==> flow/design.v <==
 `timescale 1ns / 1ps
module calc_logic(
   input clk,
   input rst,
   input [4:0] keycode,
   input newkey,
   output [15:0] Xdisplay,
   output LED_NEG_digit,
   output LED_OVW
   );
   localparam[4:0] KEY_CE = 5'b01100,
                   KEY_CA = 5'b00100,
                   KEY_MULTI = 5'b01001,
                   KEY_SUB = 5'b01010,
                   KEY_ADD = 5'b01011,
                   KEY_SQR = 5'b00001,
                   KEY_CH_SIGN = 5'b00010,
                   KEY_EQUALS = 5'b00011;
   reg signed [17:0] X, nextX, Y, nextY, ANS;
   reg [1:0] OP, nextOP;
   wire ADD = (OP == KEY_ADD [1:0]);
   wire SUB = (OP == KEY_SUB [1:0]);
   wire MULTI = (OP == KEY_MULTI [1:0]);        
   wire OP_T2 = (newkey && (keycode[4:2] == 3'b010) );
   wire CA = (newkey && (keycode == KEY_CA) );             
   wire CE = (newkey && (keycode == KEY_CE) );
   wire digit = (newkey && (keycode[4] == 1'b1) );
   wire EQUALS = (newkey && (keycode == KEY_EQUALS) );
   wire SQR = (newkey && (keycode == KEY_SQR) );
   wire CH_SIGN = (newkey && (keycode == KEY_CH_SIGN) );
   wire [6:0] CONTROL = {CE, CA, OP_T2, digit, EQUALS, SQR, CH_SIGN};  
   wire signed [17:0] ANS_ADD, ANS_MULTI, ANS_SUB, ANS_SQR, ANS_CH_SIGN;
   assign ANS_ADD = X+Y;
   assign ANS_SUB = Y-X;
   assign ANS_MULTI = X*Y;
   assign ANS_SQR = X*X;
   assign ANS_CH_SIGN = X*-1;  
   assign LED_OVW = X[16]; 
   assign Xdisplay = X[15:0];
   assign LED_NEG_digit = X[17];  
   always @ (ADD, MULTI, SUB, ANS_ADD, ANS_MULTI, ANS_SUB, X)
       case({ADD, SUB, MULTI})
           3'b100: ANS = ANS_ADD;
           3'b010: ANS = ANS_SUB;
           3'b001: ANS = ANS_MULTI;
           default: ANS = X;
       endcase   
   always @ (CONTROL, X, keycode, ANS, ANS_SQR, ANS_CH_SIGN)
       casez(CONTROL)
           7'b1000000: nextX = 18'b0;
           7'b?1?????: nextX = 18'b0;
           7'b0010000: nextX = 18'b0;
           7'b0001000: nextX = {X[12:0], keycode[3:0]};  
           7'b0000100: nextX = ANS;
           7'b0000010: nextX = ANS_SQR;
           7'b0000001: nextX = ANS_CH_SIGN;
           default: nextX = X;
       endcase
   always @ (posedge clk or posedge rst)
   begin
       if(rst) X <= 18'b0;
       else X <= nextX;
   end
   always @ (OP_T2, CA, Y, X)
       case({OP_T2, CA})
           2'b00: nextY = Y;
           2'b10: nextY = X;
           default: nextY = 18'b0;
       endcase
   always @ (posedge clk or posedge rst)
     begin
         if(rst) Y <= 18'b0;
         else Y <= nextY;
     end
   always @ (OP_T2, CA, keycode, OP)
       case({OP_T2, CA})
           2'b00: nextOP = OP;
           2'b10: nextOP = keycode[1:0];
           default: nextOP = 2'b0;
       endcase
   always @ (posedge clk or posedge rst)
     begin
         if(rst) OP <= 2'b0;
         else OP <= nextOP;
     end
   endmodule
From RTL to reports: calc_logic
Tool output for the design above, in the order of the flow.
Lines are those of the file above, counted from 1.
{"block": "setup", "top": "calc_logic", "clock": "clk", "library": "sky130hd", "pvt_corner": "tt_025C_1v80"}

Elaborated design
Yosys after proc, flatten, opt, wreduce and memory -nomap, before mapping. Memory bits, and registers merged into a memory's read port (data or address), are not among the register bits. Print and check cells are not counted. Equal cells are merged and count once.
{"block": "classes", "addsub": 3, "n_mul": 2, "n_eq": 20, "mux": 4, "reduce_logical": 11}
{"block": "op_table", "op": "18-bit by 18-bit multiplier with 18-bit output", "count": 2}
{"block": "op_table", "op": "18-bit parallel mux with 5-bit select", "count": 1}
{"block": "op_table", "op": "18-bit parallel mux with 3-bit select", "count": 1}
{"block": "op_table", "op": "18-bit parallel mux with 2-bit select", "count": 1}
{"block": "op_table", "op": "18-bit adder", "count": 1}
{"block": "op_table", "op": "18-bit subtractor", "count": 1}
{"block": "op_table", "op": "18-bit negator", "count": 1}
{"block": "op_table", "op": "5-bit by 2-bit equality test with 1-bit output (second input constant)", "count": 2}
{"block": "op_table", "op": "1-bit logical AND", "count": 7}
{"block": "op_table", "op": "7-bit by 1-bit equality test with 1-bit output (second input constant)", "count": 1}
{"block": "op_table", "op": "7-bit by 2-bit equality test with 1-bit output (second input constant)", "count": 1}
{"block": "op_table", "op": "7-bit by 3-bit equality test with 1-bit output (second input constant)", "count": 1}
{"block": "op_table", "op": "7-bit by 4-bit equality test with 1-bit output (second input constant)", "count": 1}
{"block": "op_table", "op": "7-bit by 5-bit equality test with 1-bit output (second input constant)", "count": 1}
{"block": "op_table", "op": "7-bit equality test (second input constant)", "count": 1}
{"block": "op_table", "op": "2-bit equality test (second input constant)", "count": 3}
{"block": "op_table", "op": "3-bit by 2-bit equality test with 1-bit output (second input constant)", "count": 2}
{"block": "op_table", "op": "5-bit by 1-bit equality test with 1-bit output (second input constant)", "count": 1}
{"block": "op_table", "op": "5-bit by 3-bit equality test with 1-bit output (second input constant)", "count": 1}
{"block": "op_table", "op": "5-bit by 4-bit equality test with 1-bit output (second input constant)", "count": 1}
{"block": "op_table", "op": "5-bit nonzero test", "count": 1}
{"block": "op_table", "op": "4-bit by 1-bit inequality test with 1-bit output (second input constant)", "count": 1}
{"block": "op_table", "op": "2-bit parallel mux with 2-bit select", "count": 1}
{"block": "op_table", "op": "3-bit by 1-bit equality test with 1-bit output (second input constant)", "count": 1}
{"block": "op_table", "op": "3-bit equality test (second input constant)", "count": 1}
{"block": "op_table", "op": "3-bit OR reduction", "count": 1}
{"block": "op_table", "op": "2-bit by 1-bit equality test with 1-bit output (second input constant)", "count": 1}
{"block": "op_table", "op": "2-bit zero test", "count": 1}
{"block": "op_table", "op": "2-bit AND reduction", "count": 1}
{"block": "word_totals", "regBits": 38, "output_inout_bits": 18}

Depth
Yosys ltp: most cells in a row. Word level: on the elaborated netlist, between registers, memories and ports. Mapped: between sequential cells and ports; inverters and the memories' decode and read muxes count.
{"block": "logic_depth", "ltp_word": 6, "ABC_AREA": 0, "ltp_mapped": 24, "mapped_depth_nobuf": 22}

Netlist
Source: synth_stat.txt of the flow (Yosys; design flattened, memories mapped). It holds for the ABC_AREA given above (unset counts as 0); a run with the other value may have another netlist.
{"block": "mapped", "cells": 1466, "synth_area_mm2": 0.012731, "flip_flops": 38, "n_buf": 72}
{"block": "by_type", "cell_type": "sky130_fd_sc_hd__fa_1", "count": 200}
{"block": "by_type", "cell_type": "sky130_fd_sc_hd__ha_1", "count": 158}
{"block": "by_type", "cell_type": "sky130_fd_sc_hd__inv_1", "count": 294}
{"block": "by_type", "cell_type": "sky130_fd_sc_hd__dfrtp_1", "count": 38}
{"block": "by_type", "cell_type": "sky130_fd_sc_hd__and2_1", "count": 142}
{"block": "by_type", "cell_type": "sky130_fd_sc_hd__xnor2_1", "count": 79}
{"block": "by_type", "cell_type": "sky130_fd_sc_hd__nand2_1", "count": 130}
{"block": "by_type", "cell_type": "sky130_fd_sc_hd__clkbuf_1", "count": 64}
{"block": "by_type", "cell_type": "sky130_fd_sc_hd__nor2_1", "count": 62}
{"block": "by_type", "cell_type": "sky130_fd_sc_hd__xor2_1", "count": 26}
{"block": "by_type", "cell_type": "sky130_fd_sc_hd__a22o_1", "count": 25}
{"block": "by_type", "cell_type": "sky130_fd_sc_hd__a21oi_1", "count": 31}
{"block": "by_type", "cell_type": "sky130_fd_sc_hd__o21ai_0", "count": 31}
{"block": "by_type", "cell_type": "sky130_fd_sc_hd__o21a_1", "count": 15}
{"block": "by_type", "cell_type": "sky130_fd_sc_hd__nor3_1", "count": 20}
{"block": "by_type", "cell_type": "sky130_fd_sc_hd__a211oi_1", "count": 13}
{"block": "by_type", "cell_type": "sky130_fd_sc_hd__a21o_1", "count": 11}
{"block": "by_type", "cell_type": "sky130_fd_sc_hd__a222oi_1", "count": 8}
Not listed: further types 45, cells in them 119.

Path before layout
Source: OpenSTA report_checks on the synthesized netlist (no wires, ideal clock, input and output delay 20% of the period each), path of least setup slack; recovery checks are left aside. Register names are those of the netlist, which keeps one name where synthesis merged equal registers.
{"block": "synth_timing", "kind": "register -> register", "from": "register X[9]", "to": "register X[17]", "tclk_ns": 8.0, "setup_time_ns": 0.126, "t_first_pin_ns": 0.000, "arrival_time_ns": 5.943, "setup_slack_ns": 1.931, "path_delay_ns": 6.069, "path_stages": 22, "synth_period_reached_ns": 6.069}
"path_delay_ns" = arrival - input delay + setup time.
"path_stages": output pins that drive a net of the path, with the launching flip-flop's if there is one; two outputs of one cell count as two.
"synth_period_reached_ns" = period - worst setup slack (recovery checks aside). The figure is calculated, with input and output delays left at 20% of the set period.
Between the ends stands the longest chain of elaborated cells between them, by number of cells; it is not shown to be the way that was timed. Of several equally long chains one is given.
Each line given opens the expression or statement behind the cell; cells for indexed reads and writes are added by Yosys, which also makes memories of some case tables.
{"block": "synth_via", "path_cell_list": "sky130_fd_sc_hd__dfrtp_1 > sky130_fd_sc_hd__clkbuf_1 > sky130_fd_sc_hd__clkbuf_1 > sky130_fd_sc_hd__clkbuf_1 > sky130_fd_sc_hd__and2_1 > sky130_fd_sc_hd__fa_1 > sky130_fd_sc_hd__fa_1 > sky130_fd_sc_hd__ha_1 > sky130_fd_sc_hd__fa_1 > sky130_fd_sc_hd__inv_1 > sky130_fd_sc_hd__fa_1 > sky130_fd_sc_hd__fa_1 > sky130_fd_sc_hd__inv_1 > sky130_fd_sc_hd__ha_1 > sky130_fd_sc_hd__or3_1 > sky130_fd_sc_hd__o21bai_1 > sky130_fd_sc_hd__a311o_1 > sky130_fd_sc_hd__a21o_1 > sky130_fd_sc_hd__a21oi_1 > sky130_fd_sc_hd__xnor2_1 > sky130_fd_sc_hd__o22ai_1 > sky130_fd_sc_hd__a221o_1", "elab_chain_len": 3, "cells_between": 7}
{"block": "synth_rtl", "element": "from (decl)", "line_no": 19, "text": "reg signed [17:0] X, nextX, Y, nextY, ANS;"}
{"block": "synth_rtl", "element": "from (assign)", "line_no": 61, "text": "if(rst) X <= 18'b0;"}
{"block": "synth_rtl", "element": "from (assign)", "line_no": 62, "text": "else X <= nextX;"}
{"block": "synth_rtl", "element": "18-bit by 18-bit multiplier with 18-bit output", "line_no": 35, "text": "assign ANS_MULTI = X*Y;"}
{"block": "synth_rtl", "element": "18-bit parallel mux with 3-bit select", "line_no": 42, "text": "case({ADD, SUB, MULTI})"}
{"block": "synth_rtl", "element": "18-bit parallel mux with 5-bit select", "line_no": 49, "text": "casez(CONTROL)"}
{"block": "synth_rtl", "element": "to (assign)", "line_no": 61}
{"block": "synth_rtl", "element": "to (assign)", "line_no": 62}
{"block": "synth_rtl", "element": "to (decl)", "line_no": 19}

Timing after layout
From the final timing report of record 1: the path of least setup slack in the routed layout; clock arrival at registers is part of the times.
{"block": "layout_timing", "kind": "register -> register", "from": "register X[5]", "to": "register X[17]", "tclk_ns": 8.0, "setup_time_ns": 0.11, "t_first_pin_ns": 0.28, "arrival_time_ns": 6.64, "setup_slack_ns": 1.53, "path_stages": 21}
Between the ends stands the longest chain of elaborated cells between them, by number of cells; it is not shown to be the way that was timed. Of several equally long chains one is given.
{"block": "layout_via", "path_cell_list": "sky130_fd_sc_hd__dfrtp_1 > sky130_fd_sc_hd__buf_4 > sky130_fd_sc_hd__and2_1 > sky130_fd_sc_hd__fa_1 > sky130_fd_sc_hd__inv_1 > sky130_fd_sc_hd__fa_1 > sky130_fd_sc_hd__fa_1 > sky130_fd_sc_hd__fa_1 > sky130_fd_sc_hd__inv_1 > sky130_fd_sc_hd__fa_1 > sky130_fd_sc_hd__inv_1 > sky130_fd_sc_hd__fa_1 > sky130_fd_sc_hd__inv_1 > sky130_fd_sc_hd__ha_1 > sky130_fd_sc_hd__and2_1 > sky130_fd_sc_hd__a311o_1 > sky130_fd_sc_hd__a21o_1 > sky130_fd_sc_hd__a21oi_1 > sky130_fd_sc_hd__xnor2_1 > sky130_fd_sc_hd__o22ai_1 > sky130_fd_sc_hd__a221o_1", "elab_chain_len": 3, "cells_between": 7}
{"block": "layout_rtl", "element": "from (decl)", "line_no": 19, "text": "reg signed [17:0] X, nextX, Y, nextY, ANS;"}
{"block": "layout_rtl", "element": "from (assign)", "line_no": 61, "text": "if(rst) X <= 18'b0;"}
{"block": "layout_rtl", "element": "from (assign)", "line_no": 62, "text": "else X <= nextX;"}
{"block": "layout_rtl", "element": "18-bit by 18-bit multiplier with 18-bit output", "line_no": 35, "text": "assign ANS_MULTI = X*Y;"}
{"block": "layout_rtl", "element": "18-bit parallel mux with 3-bit select", "line_no": 42, "text": "case({ADD, SUB, MULTI})"}
{"block": "layout_rtl", "element": "18-bit parallel mux with 5-bit select", "line_no": 49, "text": "casez(CONTROL)"}
{"block": "layout_rtl", "element": "to (assign)", "line_no": 61}
{"block": "layout_rtl", "element": "to (assign)", "line_no": 62}
{"block": "layout_rtl", "element": "to (decl)", "line_no": 19}

Settings and measured results of 4 stored flow runs for module calc_logic (sky130hd), not sorted in any way. The constraints put input and output delay at 20% of the set period each and load the outputs with 0.01 pF.
"period_reached_ns" = clock period - worst setup slack. The figure is calculated, with input and output delays left at 20% of the set period.
"worst_path_time_ns": the worst setup path's part of the clock period (all of it between registers, 20% less for each end at a port) less its slack. A launch clock that arrives late makes it longer, a capture clock that arrives late makes it shorter.
"design_power_uw": no workload was simulated; the value follows from the tool's default switching activity.

{"run": "record 1", "settings": { "CORE_ASPECT_RATIO": 0.55, "CORE_UTILIZATION": 72, "period_ns": 8.0, "CAP_MARGIN": 20, "CORE_MARGIN": 2, "SLEW_MARGIN": 20 }, "results": { "hold_ws_ns": 0.607, "worst_path_time_ns": 6.47, "path_kind": "register -> register", "design_power_uw": 1269, "final_cell_area_mm2": 0.0132965, "synth_area_mm2": 0.012731, "dieArea_mm2": 0.0188093, "layout_utilization_frac": 0.781, "setupTns_ns": 0.000, "fin_ws_ns": 1.528, "period_reached_ns": 6.472 }}
{"run": "record 2", "settings": { "ABC_AREA": 1, "CAP_MARGIN": 5, "CELL_PAD_IN_SITES_GLOBAL_PLACEMENT": 1, "CORE_ASPECT_RATIO": 0.55, "CORE_MARGIN": 4, "CORE_UTILIZATION": 28, "CTS_CLUSTER_DIAMETER": 264, "GPL_ROUTABILITY_DRIVEN": 0, "HOLD_SLACK_MARGIN": -0.04, "MIN_ROUTING_LAYER": "met2", "TNS_END_PERCENT": 55, "period_ns": 8.0, "SLEW_MARGIN": 20 }, "results": { "hold_ws_ns": 0.634, "worst_path_time_ns": 7.06, "path_kind": "register -> register", "design_power_uw": 1702, "final_cell_area_mm2": 0.0149931, "synth_area_mm2": 0.0138908, "dieArea_mm2": 0.053399, "layout_utilization_frac": 0.306, "setupTns_ns": 0.000, "fin_ws_ns": 0.937, "period_reached_ns": 7.063 }}
{"run": "record 3", "settings": { "ABC_AREA": 0, "CAP_MARGIN": 0, "CELL_PAD_IN_SITES_DETAIL_PLACEMENT": 0, "CELL_PAD_IN_SITES_GLOBAL_PLACEMENT": 0, "CORE_ASPECT_RATIO": 1.61, "CORE_UTILIZATION": 58, "CTS_CLUSTER_SIZE": 24, "GPL_ROUTABILITY_DRIVEN": 0, "HOLD_SLACK_MARGIN": 0.04, "MIN_ROUTING_LAYER": "met2", "PLACE_DENSITY": 0.66, "SLEW_MARGIN": 30, "TNS_END_PERCENT": 70, "period_ns": 6.93, "CORE_MARGIN": 2 }, "results": { "hold_ws_ns": 0.632, "worst_path_time_ns": 6.39, "path_kind": "register -> register", "design_power_uw": 1454, "final_cell_area_mm2": 0.0134529, "synth_area_mm2": 0.012731, "dieArea_mm2": 0.0231841, "layout_utilization_frac": 0.625, "setupTns_ns": 0.000, "fin_ws_ns": 0.542, "period_reached_ns": 6.388 }}
{"run": "record 4", "settings": { "ABC_AREA": 1, "CELL_PAD_IN_SITES_GLOBAL_PLACEMENT": 1, "CORE_ASPECT_RATIO": 0.55, "CORE_MARGIN": 4, "CORE_UTILIZATION": 28, "CTS_CLUSTER_DIAMETER": 264, "GPL_ROUTABILITY_DRIVEN": 0, "HOLD_SLACK_MARGIN": -0.04, "SETUP_SLACK_MARGIN": 2.19, "TNS_END_PERCENT": 55, "period_ns": 8.0, "CAP_MARGIN": 20, "SLEW_MARGIN": 20 }, "results": { "hold_ws_ns": 0.622, "worst_path_time_ns": 5.67, "path_kind": "register -> register", "design_power_uw": 1659, "final_cell_area_mm2": 0.0157526, "synth_area_mm2": 0.0138908, "dieArea_mm2": 0.053399, "layout_utilization_frac": 0.322, "setupTns_ns": 0.000, "fin_ws_ns": 2.326, "period_reached_ns": 5.674 }}
